==> flow/design.v <==
module alu #(
    parameter INST_W = 4,
    parameter INT_W  = 6,
    parameter FRAC_W = 10,
    parameter DATA_W = INT_W + FRAC_W
)(
    input                      i_clk,
    input                      i_rst_n,
    input                      i_in_valid,
    output                     o_busy,
    input         [INST_W-1:0] i_inst,
    input  signed [DATA_W-1:0] i_data_a,
    input  signed [DATA_W-1:0] i_data_b,
    output                     o_out_valid,
    output        [DATA_W-1:0] o_data
);
localparam IDLE = 3'b000;
localparam INPUT = 3'b001;
localparam COMPUTE = 3'b010;
localparam TEMP = 3'b011; 
localparam OUTPUT = 3'b100;
reg o_busy_in ;
reg out_valid_in;
reg signed [DATA_W-1:0] i_A, i_B, nxt_i_A, nxt_i_B;
reg [INST_W-1:0] inst, nxt_inst;
reg signed [DATA_W-1:0] out1, nxt_out1;
reg [2:0] state, nxt_state;
reg       busy, nxt_busy;
reg       valid, nxt_valid;
reg signed [DATA_W:0] add, sub;
reg signed [2*DATA_W-1 :0] mul, nxt_mul;
reg signed [22:0] mul_part, sat_mul;
reg signed [22:0] round_mul;
reg signed  [2*DATA_W - 1:0] left, part_left;
reg [DATA_W - 1:0] revermatch; 
reg signed [DATA_W+3:0] data_acc [0:DATA_W-1], nxt_data_acc [0:DATA_W-1];
reg signed [20:0] temp_data_acc;
wire [3:0] index ;
reg flag ;
reg signed [15:0] mul_temp;
reg signed [45:0] soft_mul;
reg signed [15:0] soft_test;
reg signed [15:0] soft_neg; 
reg [15:0] val16;
reg [7:0] val8;
reg [3:0] val4;
reg [4:0] result;
assign o_data = out1;
assign index  = i_A[3:0];  
assign o_busy = o_busy_in;
assign o_out_valid = out_valid_in;
always @(*) begin
    if (state == COMPUTE) begin
        flag = 1'b1;
    end
    else flag = 1'b0;
end
always @(*) begin
    case (state)
        IDLE:begin
            nxt_state = INPUT;
        end 
        INPUT:begin
            if (i_in_valid) begin
                nxt_state = COMPUTE;
            end
            else nxt_state = state;
        end
        COMPUTE:begin
            nxt_state = TEMP;
        end
        TEMP:begin
            nxt_state = OUTPUT;
        end
        OUTPUT:begin
            nxt_state = IDLE;
        end
        default: nxt_state = state;
    endcase
end
always @(*) begin
    case (state)
        INPUT:begin
        if (i_in_valid) begin
            nxt_i_A = i_data_a;
            nxt_i_B = i_data_b;
            nxt_inst = i_inst;
        end
        else begin
            nxt_i_A = i_A;
            nxt_i_B = i_B;
            nxt_inst = inst;
        end
        end 
        default: begin
            nxt_i_A = i_A;
            nxt_i_B = i_B;
            nxt_inst = inst;
        end
    endcase
end
always @(*) begin
    if (state == OUTPUT) begin
        out_valid_in = 1'b1;  
    end
    else out_valid_in = 1'b0;  
end
always @(*) begin
    if (state == INPUT) begin
        o_busy_in = 1'b0;
    end
    else o_busy_in = 1'b1;
end
integer i;
always @(*) begin
    for(i=0;i<DATA_W;i=i+1)begin
    nxt_data_acc[i] = data_acc[i];
    end
    add = 0; sub = 0; mul = 0; mul_part = 0; round_mul = 0; sat_mul = 0;
    temp_data_acc = 0; soft_mul = 0; soft_test = 0; soft_neg = 0;
    left = 0; part_left = 0; result = 0; val16 = 0; val8 = 0; val4 = 0;
    case (inst)
        0: begin
            add = i_A + i_B;
            nxt_out1 = (!add[DATA_W] && add[DATA_W - 1]) ? 16'b0111_1111_1111_1111 :
                      (add[DATA_W] && !add[DATA_W - 1]) ? 16'b1000_0000_0000_0000 : add[DATA_W-1:0];
        end
        1:begin
            sub = i_A - i_B;
            nxt_out1 = (!sub[DATA_W] && sub[DATA_W - 1]) ?  16'b0111_1111_1111_1111 : 
                      (sub[DATA_W] && !sub[DATA_W - 1]) ?  16'b1000_0000_0000_0000 : sub[DATA_W-1:0];
        end
        2:begin
            mul = i_A*i_B;  
            mul_part = mul[2*DATA_W-1:9]; 
            if(mul_part[0] == 1'b1)begin
                round_mul = mul_part + 1'b1;
            end
            else begin
                round_mul = mul_part ;
            end
            sat_mul = (!round_mul[22] && (round_mul[21:11]> 11'b000_0001_1111)) ? 23'b011_1111_1111_1111_1111_1111 :  
                      (round_mul[22]  && (round_mul[21:11]< 11'b111_1110_0000)) ? 23'b100_0000_0000_0000_0000_0000 : round_mul;
            if ((sat_mul == 23'b011_1111_1111_1111_1111_1111) || (sat_mul == 23'b100_0000_0000_0000_0000_0000)) begin
                nxt_out1 = sat_mul[22:7];
            end
            else nxt_out1 = sat_mul[16:1];
        end
        3:begin
            if (flag == 1'b1) begin
            temp_data_acc = data_acc[index] + i_B;
            nxt_data_acc[index] = temp_data_acc[19:0]; 
            end
            else nxt_data_acc[index] = data_acc[index];
            nxt_out1 = (!data_acc[index][DATA_W+3] && (data_acc[index][19:10]>10'b00_0001_1111))? 16'b0111_1111_1111_1111 :
                       (data_acc[index][DATA_W+3]  && (data_acc[index][19:10]<10'b11_1110_0000)) ? 16'b1000_0000_0000_0000 : data_acc[index][DATA_W-1:0];
        end
        4:begin  
            if(!i_A[DATA_W-1] &&  i_A[14:10]>=5'b00010) soft_mul = {6'b0,i_A,24'b0};  
            else if (!i_A[DATA_W-1] && i_A[15:10]>=5'b0) begin   
                    soft_mul = ((i_A<<<1'b1) + 16'b0000_1000_0000_0000)*(30'b000000_01010101010101_0101_010101);
            end
            else if (i_A[15:10] == 6'b111111) begin    
                soft_test = i_A + 16'b0000_1000_0000_0000;
                soft_mul = (soft_test)*(30'b000000_01010101010101_0101_010101);
            end
            else if (i_A[15:10] == 6'b111110) begin
                soft_neg = (i_A<<<1'b1) + 16'b0001_0100_0000_0000;
                soft_mul = soft_neg*(30'b000000_000111000111000111_000111);
            end
            else if (i_A[15:10] == 6'b111101) begin
                soft_neg = (i_A + 16'b0000_1100_0000_0000);
                soft_mul = soft_neg*(30'b000000_000111000111000111_000111);
            end
            else soft_mul = 46'b0;
            nxt_out1 = ((soft_mul != 46'b01_1111_1111_1111_1111_1111_1111_1111_1111_1111_1111_1111) || (soft_mul != 46'b10_0000_0000_0000_0000_0000_0000_0000_0000_0000_0000_0000)) && (soft_mul[23] == 1'b1)?
                      soft_mul[DATA_W+23:24] + 1'b1:
                      ((soft_mul != 46'b01_1111_1111_1111_1111_1111_1111_1111_1111_1111_1111_1111) || (soft_mul != 46'b10_0000_0000_0000_0000_0000_0000_0000_0000_0000_0000_0000)) && (soft_mul[23] == 1'b0)?
                      soft_mul[DATA_W+23:24]:soft_mul[39:24];
        end
        5:begin   
            nxt_out1 = i_A ^ i_B;
        end
        6:begin   
            nxt_out1 = i_A >>> i_B;
        end
        7:begin   
            left = {i_A,i_A};
            part_left = left << i_B;
            nxt_out1 = part_left[2*DATA_W-1:DATA_W];
        end
        8:begin   
            result[4] = (i_A[15:0] == 16'b0) ? 1 : 0;
            val16     = (result[4]) ? 16'b1111_1111_1111_1111 : i_A;
            result[3] = (val16[15:8] == 8'b0) ? 1 : 0;
            val8      = (result[3]) ? val16[7:0] : val16[15:8];
            result[2] = (val8[7:4] == 4'b0) ? 1 : 0;
            val4      = (result[2]) ? val8[3:0] : val8[7:4];
            result[1] = (val4[3:2] == 2'b0) ? 1 : 0;
            result[0] = (result[1]) ? ~val4[1] : ~val4[3];
            nxt_out1 = {11'b0,result};
        end
        9:begin   
            nxt_out1[0] = (i_A[3:0] == i_B[15:12])  ? 1'b1 : 1'b0;
            nxt_out1[1] = (i_A[4:1] == i_B[14:11])  ? 1'b1 : 1'b0;
            nxt_out1[2] = (i_A[5:2] == i_B[13:10])  ? 1'b1 : 1'b0;
            nxt_out1[3] = (i_A[6:3] == i_B[12:9])   ? 1'b1 : 1'b0;
            nxt_out1[4] = (i_A[7:4] == i_B[11:8])   ? 1'b1 : 1'b0;
            nxt_out1[5] = (i_A[8:5] == i_B[10:7])   ? 1'b1 : 1'b0;
            nxt_out1[6] = (i_A[9:6] == i_B[9:6])    ? 1'b1 : 1'b0;
            nxt_out1[7] = (i_A[10:7] == i_B[8:5])   ? 1'b1 : 1'b0;
            nxt_out1[8] = (i_A[11:8] == i_B[7:4])   ? 1'b1 : 1'b0;
            nxt_out1[9] = (i_A[12:9] == i_B[6:3])   ? 1'b1 : 1'b0;
            nxt_out1[10] = (i_A[13:10] == i_B[5:2]) ? 1'b1 : 1'b0;
            nxt_out1[11] = (i_A[14:11] == i_B[4:1]) ? 1'b1 : 1'b0;
            nxt_out1[12] = (i_A[15:12] == i_B[3:0]) ? 1'b1 : 1'b0;
            nxt_out1[15:13] = 3'b000;
            end
        default: begin 
            nxt_out1 = out1;
        end
    endcase
end
    always @(posedge i_clk or negedge i_rst_n) begin
        if (!i_rst_n) begin
            out1 <= 0;
            i_A <= 0;
            i_B <= 0;
            state <= 0;
            inst <= 0;
            for ( i=0 ;i<DATA_W ;i=i+1) begin
                data_acc[i] <= 0;
            end
        end
        else begin
            out1 <= nxt_out1;
            i_A <= nxt_i_A;
            i_B <= nxt_i_B;
            state <= nxt_state;
            inst <= nxt_inst;
            for ( i=0 ;i<DATA_W ;i=i+1) begin
                data_acc[i] <= nxt_data_acc[i];
            end
        end
    end
endmodule
* From RTL to reports: alu
The steps from the RTL of alu to its reports follow in flow order.
Lines are those of the file above, counted from 1.
Operators carry their Yosys type and port widths (W data, S select, Z words).
The mark n/a stands for no value.
- Top :: alu
- Clock :: i_clk
- Standard-cell library :: sky130hd
- Library corner :: tt_025C_1v80

* After elaboration
Counts by Yosys on the flattened word-level netlist (proc, flatten, opt, wreduce). Print and check cells are left out. Cells with the same type and inputs are merged into one.
- Add/subtract/negate cells :: 9
- $mul :: 5
- Divide/modulo/power cells :: 0
- Order comparisons :: 6
- Eq/ne operators :: 49
- Shift-type cells :: 2
- Multiplexer cells :: 111
- Bitwise logic cells :: 19
- Reductions and logical operators :: 65
** Operators with widths (number)
- $mul A16 B21 Y37 const B :: 2
- $mux W20 :: 51
- $mul A18 B23 Y41 const B :: 1
- $mul A16 B23 Y39 const B :: 1
- $mul A16 B16 Y32 :: 1
- $pmux W20 S16 :: 1
- $pmux W20 S15 :: 1
- $reduce_or A15 Y1 :: 16
- $mux W46 :: 5
- $mux W16 :: 9
- $pmux W1 S10 :: 13
- $mux W23 :: 4
- $eq A4 B4 Y1 :: 13
- $ne A46 B45 Y1 const B :: 1
- $ne A46 B46 Y1 const B :: 1
- $eq A4 B4 Y1 const B :: 10
- $mux W37 :: 1
- $reduce_and A2 Y1 :: 18
- $add A16 B12 Y16 const B :: 2
- $shl A32 B16 Y32 :: 1
- $eq A4 B3 Y1 const B :: 8
- $pmux W3 S9 :: 1
- $add A23 B1 Y23 const B :: 1
- $eq A23 B22 Y1 const B :: 1
- $eq A23 B23 Y1 const B :: 1
- $mux W1 :: 21
- $add A20 B16 Y20 :: 1
- $not A1 Y1 :: 18
Not listed: further kinds 36, cells in them 62.
- Register bits :: 375
- Latch bits :: 0
- Bits in writable memories :: 0
- Bits in read-only memories :: 0
- Clocked read ports x word width :: 0
- Memory cells :: 0
- Bits of input ports :: 39
- Output and inout port bits :: 18

* Logic depth
Longest topological path by Yosys (ltp), each cell counted once; first at word level (registers and memories cut), then after technology mapping (sequential cells cut; the memories' decode and read muxes count).
- Depth after elaboration :: 13
- ABC_AREA :: 1
- Depth in mapped cells :: 47

* Mapped cells and area
Yosys stat after the flow's synthesis: flattened, memories mapped to cells. It holds for the ABC_AREA given above (unset counts as 0); a run with the other value may have another netlist.
The area totals of this step are shown rounded.
- Standard cells after synthesis :: 7581
- Chip area (Yosys) :: 0.0542 mm²
- Flip-flop cells :: 377
** Cell types
- sky130_fd_sc_hd__fa_1 :: number 524, area in all 1.05E+04 µm²
- sky130_fd_sc_hd__dfrtp_1 :: number 376, area in all 9.41E+03 µm²
- sky130_fd_sc_hd__nand2_1 :: number 2154, area in all 8.09E+03 µm²
- sky130_fd_sc_hd__ha_1 :: number 633, area in all 7.92E+03 µm²
- sky130_fd_sc_hd__inv_1 :: number 1429, area in all 5.36E+03 µm²
- sky130_fd_sc_hd__o21ai_0 :: number 504, area in all 2.52E+03 µm²
- sky130_fd_sc_hd__nand3_1 :: number 385, area in all 1.93E+03 µm²
- sky130_fd_sc_hd__nor2_1 :: number 446, area in all 1.67E+03 µm²
- sky130_fd_sc_hd__a21oi_1 :: number 268, area in all 1.34E+03 µm²
- sky130_fd_sc_hd__nand4_1 :: number 111, area in all 694.416 µm²
- sky130_fd_sc_hd__clkbuf_1 :: number 154, area in all 578.054 µm²
- sky130_fd_sc_hd__xor2_1 :: number 59, area in all 516.746 µm²
- sky130_fd_sc_hd__nor3_1 :: number 69, area in all 345.331 µm²
- sky130_fd_sc_hd__a221oi_1 :: number 38, area in all 332.819 µm²
- sky130_fd_sc_hd__o21bai_1 :: number 44, area in all 330.317 µm²
- sky130_fd_sc_hd__xnor2_1 :: number 27, area in all 236.477 µm²
- sky130_fd_sc_hd__a22o_1 :: number 22, area in all 192.685 µm²
- sky130_fd_sc_hd__nor4_1 :: number 29, area in all 181.424 µm²
Not listed: further types 47, cells in them 309.

* Worst setup path after synthesis
OpenSTA on the mapped netlist: ideal clock, no wires. The path of least setup slack (recovery checks aside). Input and output delay are each 20% of the period. Register names are those of the netlist, which keeps one name where synthesis merged equal registers.
- Path type :: register -> register
- Start point :: register i_A[10]
- End point :: register out1[8]
- Clock period :: 10000 ps
- Setup time :: 117 ps
- Time at the first pin :: 0 ps
- Arrival time :: 7549 ps
- Data required time :: 9883 ps
- Slack :: 2335 ps
- Delay of the path :: 7666 ps
- Driving pins on the path :: 38
- Buffers on the path :: 2
- Synthesis period reached :: 7665 ps
"delay of the path" = arrival - input delay + setup time.
"driving pins on the path": output pins that drive a net of the path, with the launching flip-flop's if there is one; two outputs of one cell count as two.
"synthesis period reached" is the clock period less the worst setup slack; recovery checks do not enter. This is arithmetic on one report: input and output delays are still those of the set period (20% each).
Between the ends stands the longest chain of elaborated cells between them, by number of cells; it is not shown to be the way that was timed. Of several equally long chains one is given.
Each line given opens the expression or statement behind the cell; cells for indexed reads and writes are added by Yosys, which also makes memories of some case tables.
- Path through :: sky130_fd_sc_hd__dfrtp_1 > sky130_fd_sc_hd__buf_1 > sky130_fd_sc_hd__inv_1 > sky130_fd_sc_hd__ha_1 > sky130_fd_sc_hd__or2_2 > sky130_fd_sc_hd__xor2_1 > sky130_fd_sc_hd__ha_1 > sky130_fd_sc_hd__fa_1 > sky130_fd_sc_hd__fa_1 > sky130_fd_sc_hd__fa_1 > sky130_fd_sc_hd__inv_1 > sky130_fd_sc_hd__fa_1 > sky130_fd_sc_hd__inv_1 > sky130_fd_sc_hd__fa_1 > sky130_fd_sc_hd__ha_1 > sky130_fd_sc_hd__clkbuf_1 > sky130_fd_sc_hd__nand2_1 > sky130_fd_sc_hd__inv_1 > (+2 left out) > sky130_fd_sc_hd__nand3_1 > sky130_fd_sc_hd__nand4_1 > sky130_fd_sc_hd__nand3_1 > sky130_fd_sc_hd__nand2_1 > sky130_fd_sc_hd__nand3_1 > sky130_fd_sc_hd__a21oi_1 > sky130_fd_sc_hd__ha_1 > sky130_fd_sc_hd__inv_1 > sky130_fd_sc_hd__a21oi_2 > sky130_fd_sc_hd__nand3_1 > sky130_fd_sc_hd__nor3_2 > sky130_fd_sc_hd__nand2_1 > sky130_fd_sc_hd__nand2_1 > sky130_fd_sc_hd__nor2_1 > sky130_fd_sc_hd__nor2_1 > sky130_fd_sc_hd__nand2_1 > sky130_fd_sc_hd__nand2_1 > sky130_fd_sc_hd__nand2_1
- Length of the longest elaborated chain :: 13
- Elaborated cells on any way between the ends :: 61
** Ends and longest elaborated chain, post-synthesis
- start: declaration :: RTL line 24 : reg signed [DATA_W-1:0] i_A, i_B, nxt_i_A, nxt_i_B;
- start: assignment :: RTL line 227 : i_A <= 0;
- start: assignment :: RTL line 237 : i_A <= nxt_i_A;
- $add A16 B12 Y16 :: RTL line 172 : soft_neg = (i_A + 16'b0000_1100_0000_0000);
- $mul A16 B21 Y37 :: RTL line 173 : soft_mul = soft_neg*(30'b000000_000111000111000111_000111);
- $mux W37 :: RTL line 171 : else if (i_A[15:10] == 6'b111101) begin
- $mux W46 :: RTL line 167 : else if (i_A[15:10] == 6'b111110) begin
- $mux W46 :: RTL line 163 : else if (i_A[15:10] == 6'b111111) begin
- $mux W46 :: RTL line 160 : else if (!i_A[DATA_W-1] && i_A[15:10]>=5'b0) begin
- $mux W46 :: RTL line 159 : if(!i_A[DATA_W-1] &&  i_A[14:10]>=5'b00010) soft_mul = {6'b0,i_A,24'b0};
- $mux W46 :: RTL line 122 : case (inst)
- $ne A46 B45 Y1 :: RTL line 176 : nxt_out1 = ((soft_mul != 46'b01_1111_1111_1111_1111_1111_1111_1111_1111_1111_1111_1111) || (soft_mul != 46'b10 ...
- $logic_or A1 B1 Y1 :: RTL line 176
- $logic_and A1 B1 Y1 :: RTL line 176
- $mux W16 :: RTL line 176
- $pmux W1 S10 :: RTL line 122
- end: assignment :: RTL line 226 : out1 <= 0;
- end: assignment :: RTL line 236 : out1 <= nxt_out1;
- end: declaration :: RTL line 26 : reg signed [DATA_W-1:0] out1, nxt_out1;

* Worst path after layout
Path of least setup slack in the final report of record 2 (OpenROAD, finished layout, wires in). Where an end is a register, its clock arrival counts in the times.
The path's times are printed in steps of 10 ps; the period is the one set.
- Path type :: register -> register
- Start point :: register i_A[10]
- End point :: register out1[7]
- Clock period :: 10000 ps
- Setup time :: 100 ps
- Time at the first pin :: 630 ps
- Arrival time :: 9490 ps
- Data required time :: 10530 ps
- Slack :: 1040 ps
- Driving pins on the path :: 34
- Buffers on the path :: 1
Between the ends stands the longest chain of elaborated cells between them, by number of cells; it is not shown to be the way that was timed. Of several equally long chains one is given.
- Path through :: sky130_fd_sc_hd__dfrtp_2 > sky130_fd_sc_hd__buf_4 > sky130_fd_sc_hd__ha_1 > sky130_fd_sc_hd__nand2_1 > sky130_fd_sc_hd__a211oi_1 > sky130_fd_sc_hd__ha_1 > sky130_fd_sc_hd__inv_1 > sky130_fd_sc_hd__fa_1 > sky130_fd_sc_hd__inv_1 > sky130_fd_sc_hd__fa_1 > sky130_fd_sc_hd__inv_1 > sky130_fd_sc_hd__fa_1 > sky130_fd_sc_hd__fa_1 > sky130_fd_sc_hd__fa_1 > sky130_fd_sc_hd__inv_1 > sky130_fd_sc_hd__ha_1 > sky130_fd_sc_hd__nand2_1 > sky130_fd_sc_hd__inv_1 > sky130_fd_sc_hd__a21oi_1 > sky130_fd_sc_hd__nand2_1 > sky130_fd_sc_hd__a21oi_1 > sky130_fd_sc_hd__nand2_1 > sky130_fd_sc_hd__nor2_1 > sky130_fd_sc_hd__nor2_1 > sky130_fd_sc_hd__nor2_1 > sky130_fd_sc_hd__a21oi_1 > sky130_fd_sc_hd__nor2_1 > sky130_fd_sc_hd__nand3_1 > sky130_fd_sc_hd__nor2_1 > sky130_fd_sc_hd__nor2_1 > sky130_fd_sc_hd__a21oi_1 > sky130_fd_sc_hd__nand2_1 > sky130_fd_sc_hd__nand2_1 > sky130_fd_sc_hd__nand2_1
- Length of the longest elaborated chain :: 13
- Elaborated cells on any way between the ends :: 61
** Ends and longest elaborated chain, after layout
- start: declaration :: RTL line 24 : reg signed [DATA_W-1:0] i_A, i_B, nxt_i_A, nxt_i_B;
- start: assignment :: RTL line 227 : i_A <= 0;
- start: assignment :: RTL line 237 : i_A <= nxt_i_A;
- $add A16 B12 Y16 :: RTL line 172 : soft_neg = (i_A + 16'b0000_1100_0000_0000);
- $mul A16 B21 Y37 :: RTL line 173 : soft_mul = soft_neg*(30'b000000_000111000111000111_000111);
- $mux W37 :: RTL line 171 : else if (i_A[15:10] == 6'b111101) begin
- $mux W46 :: RTL line 167 : else if (i_A[15:10] == 6'b111110) begin
- $mux W46 :: RTL line 163 : else if (i_A[15:10] == 6'b111111) begin
- $mux W46 :: RTL line 160 : else if (!i_A[DATA_W-1] && i_A[15:10]>=5'b0) begin
- $mux W46 :: RTL line 159 : if(!i_A[DATA_W-1] &&  i_A[14:10]>=5'b00010) soft_mul = {6'b0,i_A,24'b0};
- $mux W46 :: RTL line 122 : case (inst)
- $ne A46 B45 Y1 :: RTL line 176 : nxt_out1 = ((soft_mul != 46'b01_1111_1111_1111_1111_1111_1111_1111_1111_1111_1111_1111) || (soft_mul != 46'b10 ...
- $logic_or A1 B1 Y1 :: RTL line 176
- $logic_and A1 B1 Y1 :: RTL line 176
- $mux W16 :: RTL line 176
- $pmux W1 S10 :: RTL line 122
- end: assignment :: RTL line 226 : out1 <= 0;
- end: assignment :: RTL line 236 : out1 <= nxt_out1;
- end: declaration :: RTL line 26 : reg signed [DATA_W-1:0] out1, nxt_out1;

Data sheet: physical implementation of alu

Flow measurements of alu on sky130hd: 5 stored runs with different settings, listed in no order. Input and output delays are each 20% of the period that was set; the output load is 0.01 pF.
"clock period reached": clock period set for the run, less the worst setup slack. It is reckoned from that one timing run; input and output delays stay at 20% of the period that was set.
By "time used up by the worst setup path" is meant the share of the clock period that the worst setup path is allowed (20% is reserved at inputs, 20% at outputs), minus its slack. Clock arrival times at its registers enter into it.
"time used up by the worst setup path" is given in steps of 10 ps.
Values from the reports are rounded here.

** Record 1
- Settings :: ABC_AREA=0; CAP_MARGIN=40; CELL_PAD_IN_SITES_DETAIL_PLACEMENT=2; CORE_ASPECT_RATIO=0.71; CORE_MARGIN=9; CORE_UTILIZATION=55; CTS_CLUSTER_DIAMETER=284; CTS_CLUSTER_SIZE=36; GPL_ROUTABILITY_DRIVEN=0; GPL_TIMING_DRIVEN=0; HOLD_SLACK_MARGIN=0.29; MAX_ROUTING_LAYER=met4; PLACE_DENSITY_LB_ADDON=0.19; SETUP_SLACK_MARGIN=2.48; TNS_END_PERCENT=65; period_ns=11.3; SLEW_MARGIN=20
- Outcome :: did not finish, placement stopped with DPL-0033

** Record 2
- Settings :: ABC_AREA=1; CAP_MARGIN=40; CELL_PAD_IN_SITES_DETAIL_PLACEMENT=1; CELL_PAD_IN_SITES_GLOBAL_PLACEMENT=1; CORE_ASPECT_RATIO=0.56; CORE_MARGIN=10; CORE_UTILIZATION=44; CTS_CLUSTER_DIAMETER=59; CTS_CLUSTER_SIZE=79; GPL_ROUTABILITY_DRIVEN=0; HOLD_SLACK_MARGIN=0.13; MAX_ROUTING_LAYER=met4; MIN_ROUTING_LAYER=met1; PLACE_DENSITY_LB_ADDON=0.11; SLEW_MARGIN=35; TNS_END_PERCENT=90; period_ns=10.0
- Worst setup slack after layout :: 1040 ps
- Area of the synthesized netlist :: 0.0542 mm²
- Setup total negative slack :: 0 ps
- Time used up by the worst setup path :: 8960 ps
- Worst path kind :: register -> register
- Worst-case hold slack :: 400 ps
- Post-layout utilization :: 47.3%
- Clock period reached :: 8956 ps
- Die outline area :: 0.138 mm²
- Area of the standard cells in the finished layout :: 0.0579 mm²

** Record 3
- Settings :: ABC_AREA=0; CAP_MARGIN=40; CORE_ASPECT_RATIO=0.71; CORE_MARGIN=9; CORE_UTILIZATION=55; CTS_CLUSTER_DIAMETER=284; CTS_CLUSTER_SIZE=36; GPL_TIMING_DRIVEN=0; HOLD_SLACK_MARGIN=0.29; MAX_ROUTING_LAYER=met5; PLACE_DENSITY_LB_ADDON=0.19; SETUP_SLACK_MARGIN=2.48; TNS_END_PERCENT=65; period_ns=11.3; SLEW_MARGIN=20
- Worst-case hold slack :: 358 ps
- Post-layout utilization :: 63.7%
- Die outline area :: 0.0982 mm²
- Clock period reached :: 8788 ps
- Area of the standard cells in the finished layout :: 0.0545 mm²
- Worst setup slack after layout :: 2510 ps
- Area of the synthesized netlist :: 0.0479 mm²
- Time used up by the worst setup path :: 8790 ps
- Worst path kind :: register -> register
- Setup total negative slack :: 0 ps

** Record 4
- Settings :: ABC_AREA=1; CAP_MARGIN=40; CELL_PAD_IN_SITES_DETAIL_PLACEMENT=1; CELL_PAD_IN_SITES_GLOBAL_PLACEMENT=0; CORE_ASPECT_RATIO=0.56; CORE_MARGIN=4; CORE_UTILIZATION=44; CTS_CLUSTER_DIAMETER=59; CTS_CLUSTER_SIZE=79; GPL_ROUTABILITY_DRIVEN=0; HOLD_SLACK_MARGIN=0.13; MAX_ROUTING_LAYER=met5; MIN_ROUTING_LAYER=met1; PLACE_DENSITY_LB_ADDON=0.11; SLEW_MARGIN=35; TNS_END_PERCENT=90; period_ns=10.0
- Area of the standard cells in the finished layout :: 0.0581 mm²
- Die outline area :: 0.129 mm²
- Worst setup slack after layout :: 401 ps
- Clock period reached :: 9599 ps
- Worst-case hold slack :: 391 ps
- Post-layout utilization :: 47.4%
- Time used up by the worst setup path :: 9600 ps
- Worst path kind :: register -> register
- Area of the synthesized netlist :: 0.0542 mm²
- Setup total negative slack :: 0 ps

** Record 5
- Settings :: ABC_AREA=0; CELL_PAD_IN_SITES_DETAIL_PLACEMENT=1; CELL_PAD_IN_SITES_GLOBAL_PLACEMENT=0; CORE_UTILIZATION=36; GPL_ROUTABILITY_DRIVEN=0; GPL_TIMING_DRIVEN=0; SETUP_SLACK_MARGIN=0.51; SLEW_MARGIN=15; TNS_END_PERCENT=10; period_ns=7.87; CAP_MARGIN=20; CORE_MARGIN=2
- Area of the standard cells in the finished layout :: 0.0579 mm²
- Post-layout utilization :: 43.9%
- Die outline area :: 0.136 mm²
- Worst-case hold slack :: 379 ps
- Clock period reached :: 9432 ps
- Area of the synthesized netlist :: 0.0479 mm²
- Worst setup slack after layout :: -1560 ps
- Setup total negative slack :: -17100 ps
- Time used up by the worst setup path :: 9430 ps
- Worst path kind :: register -> register
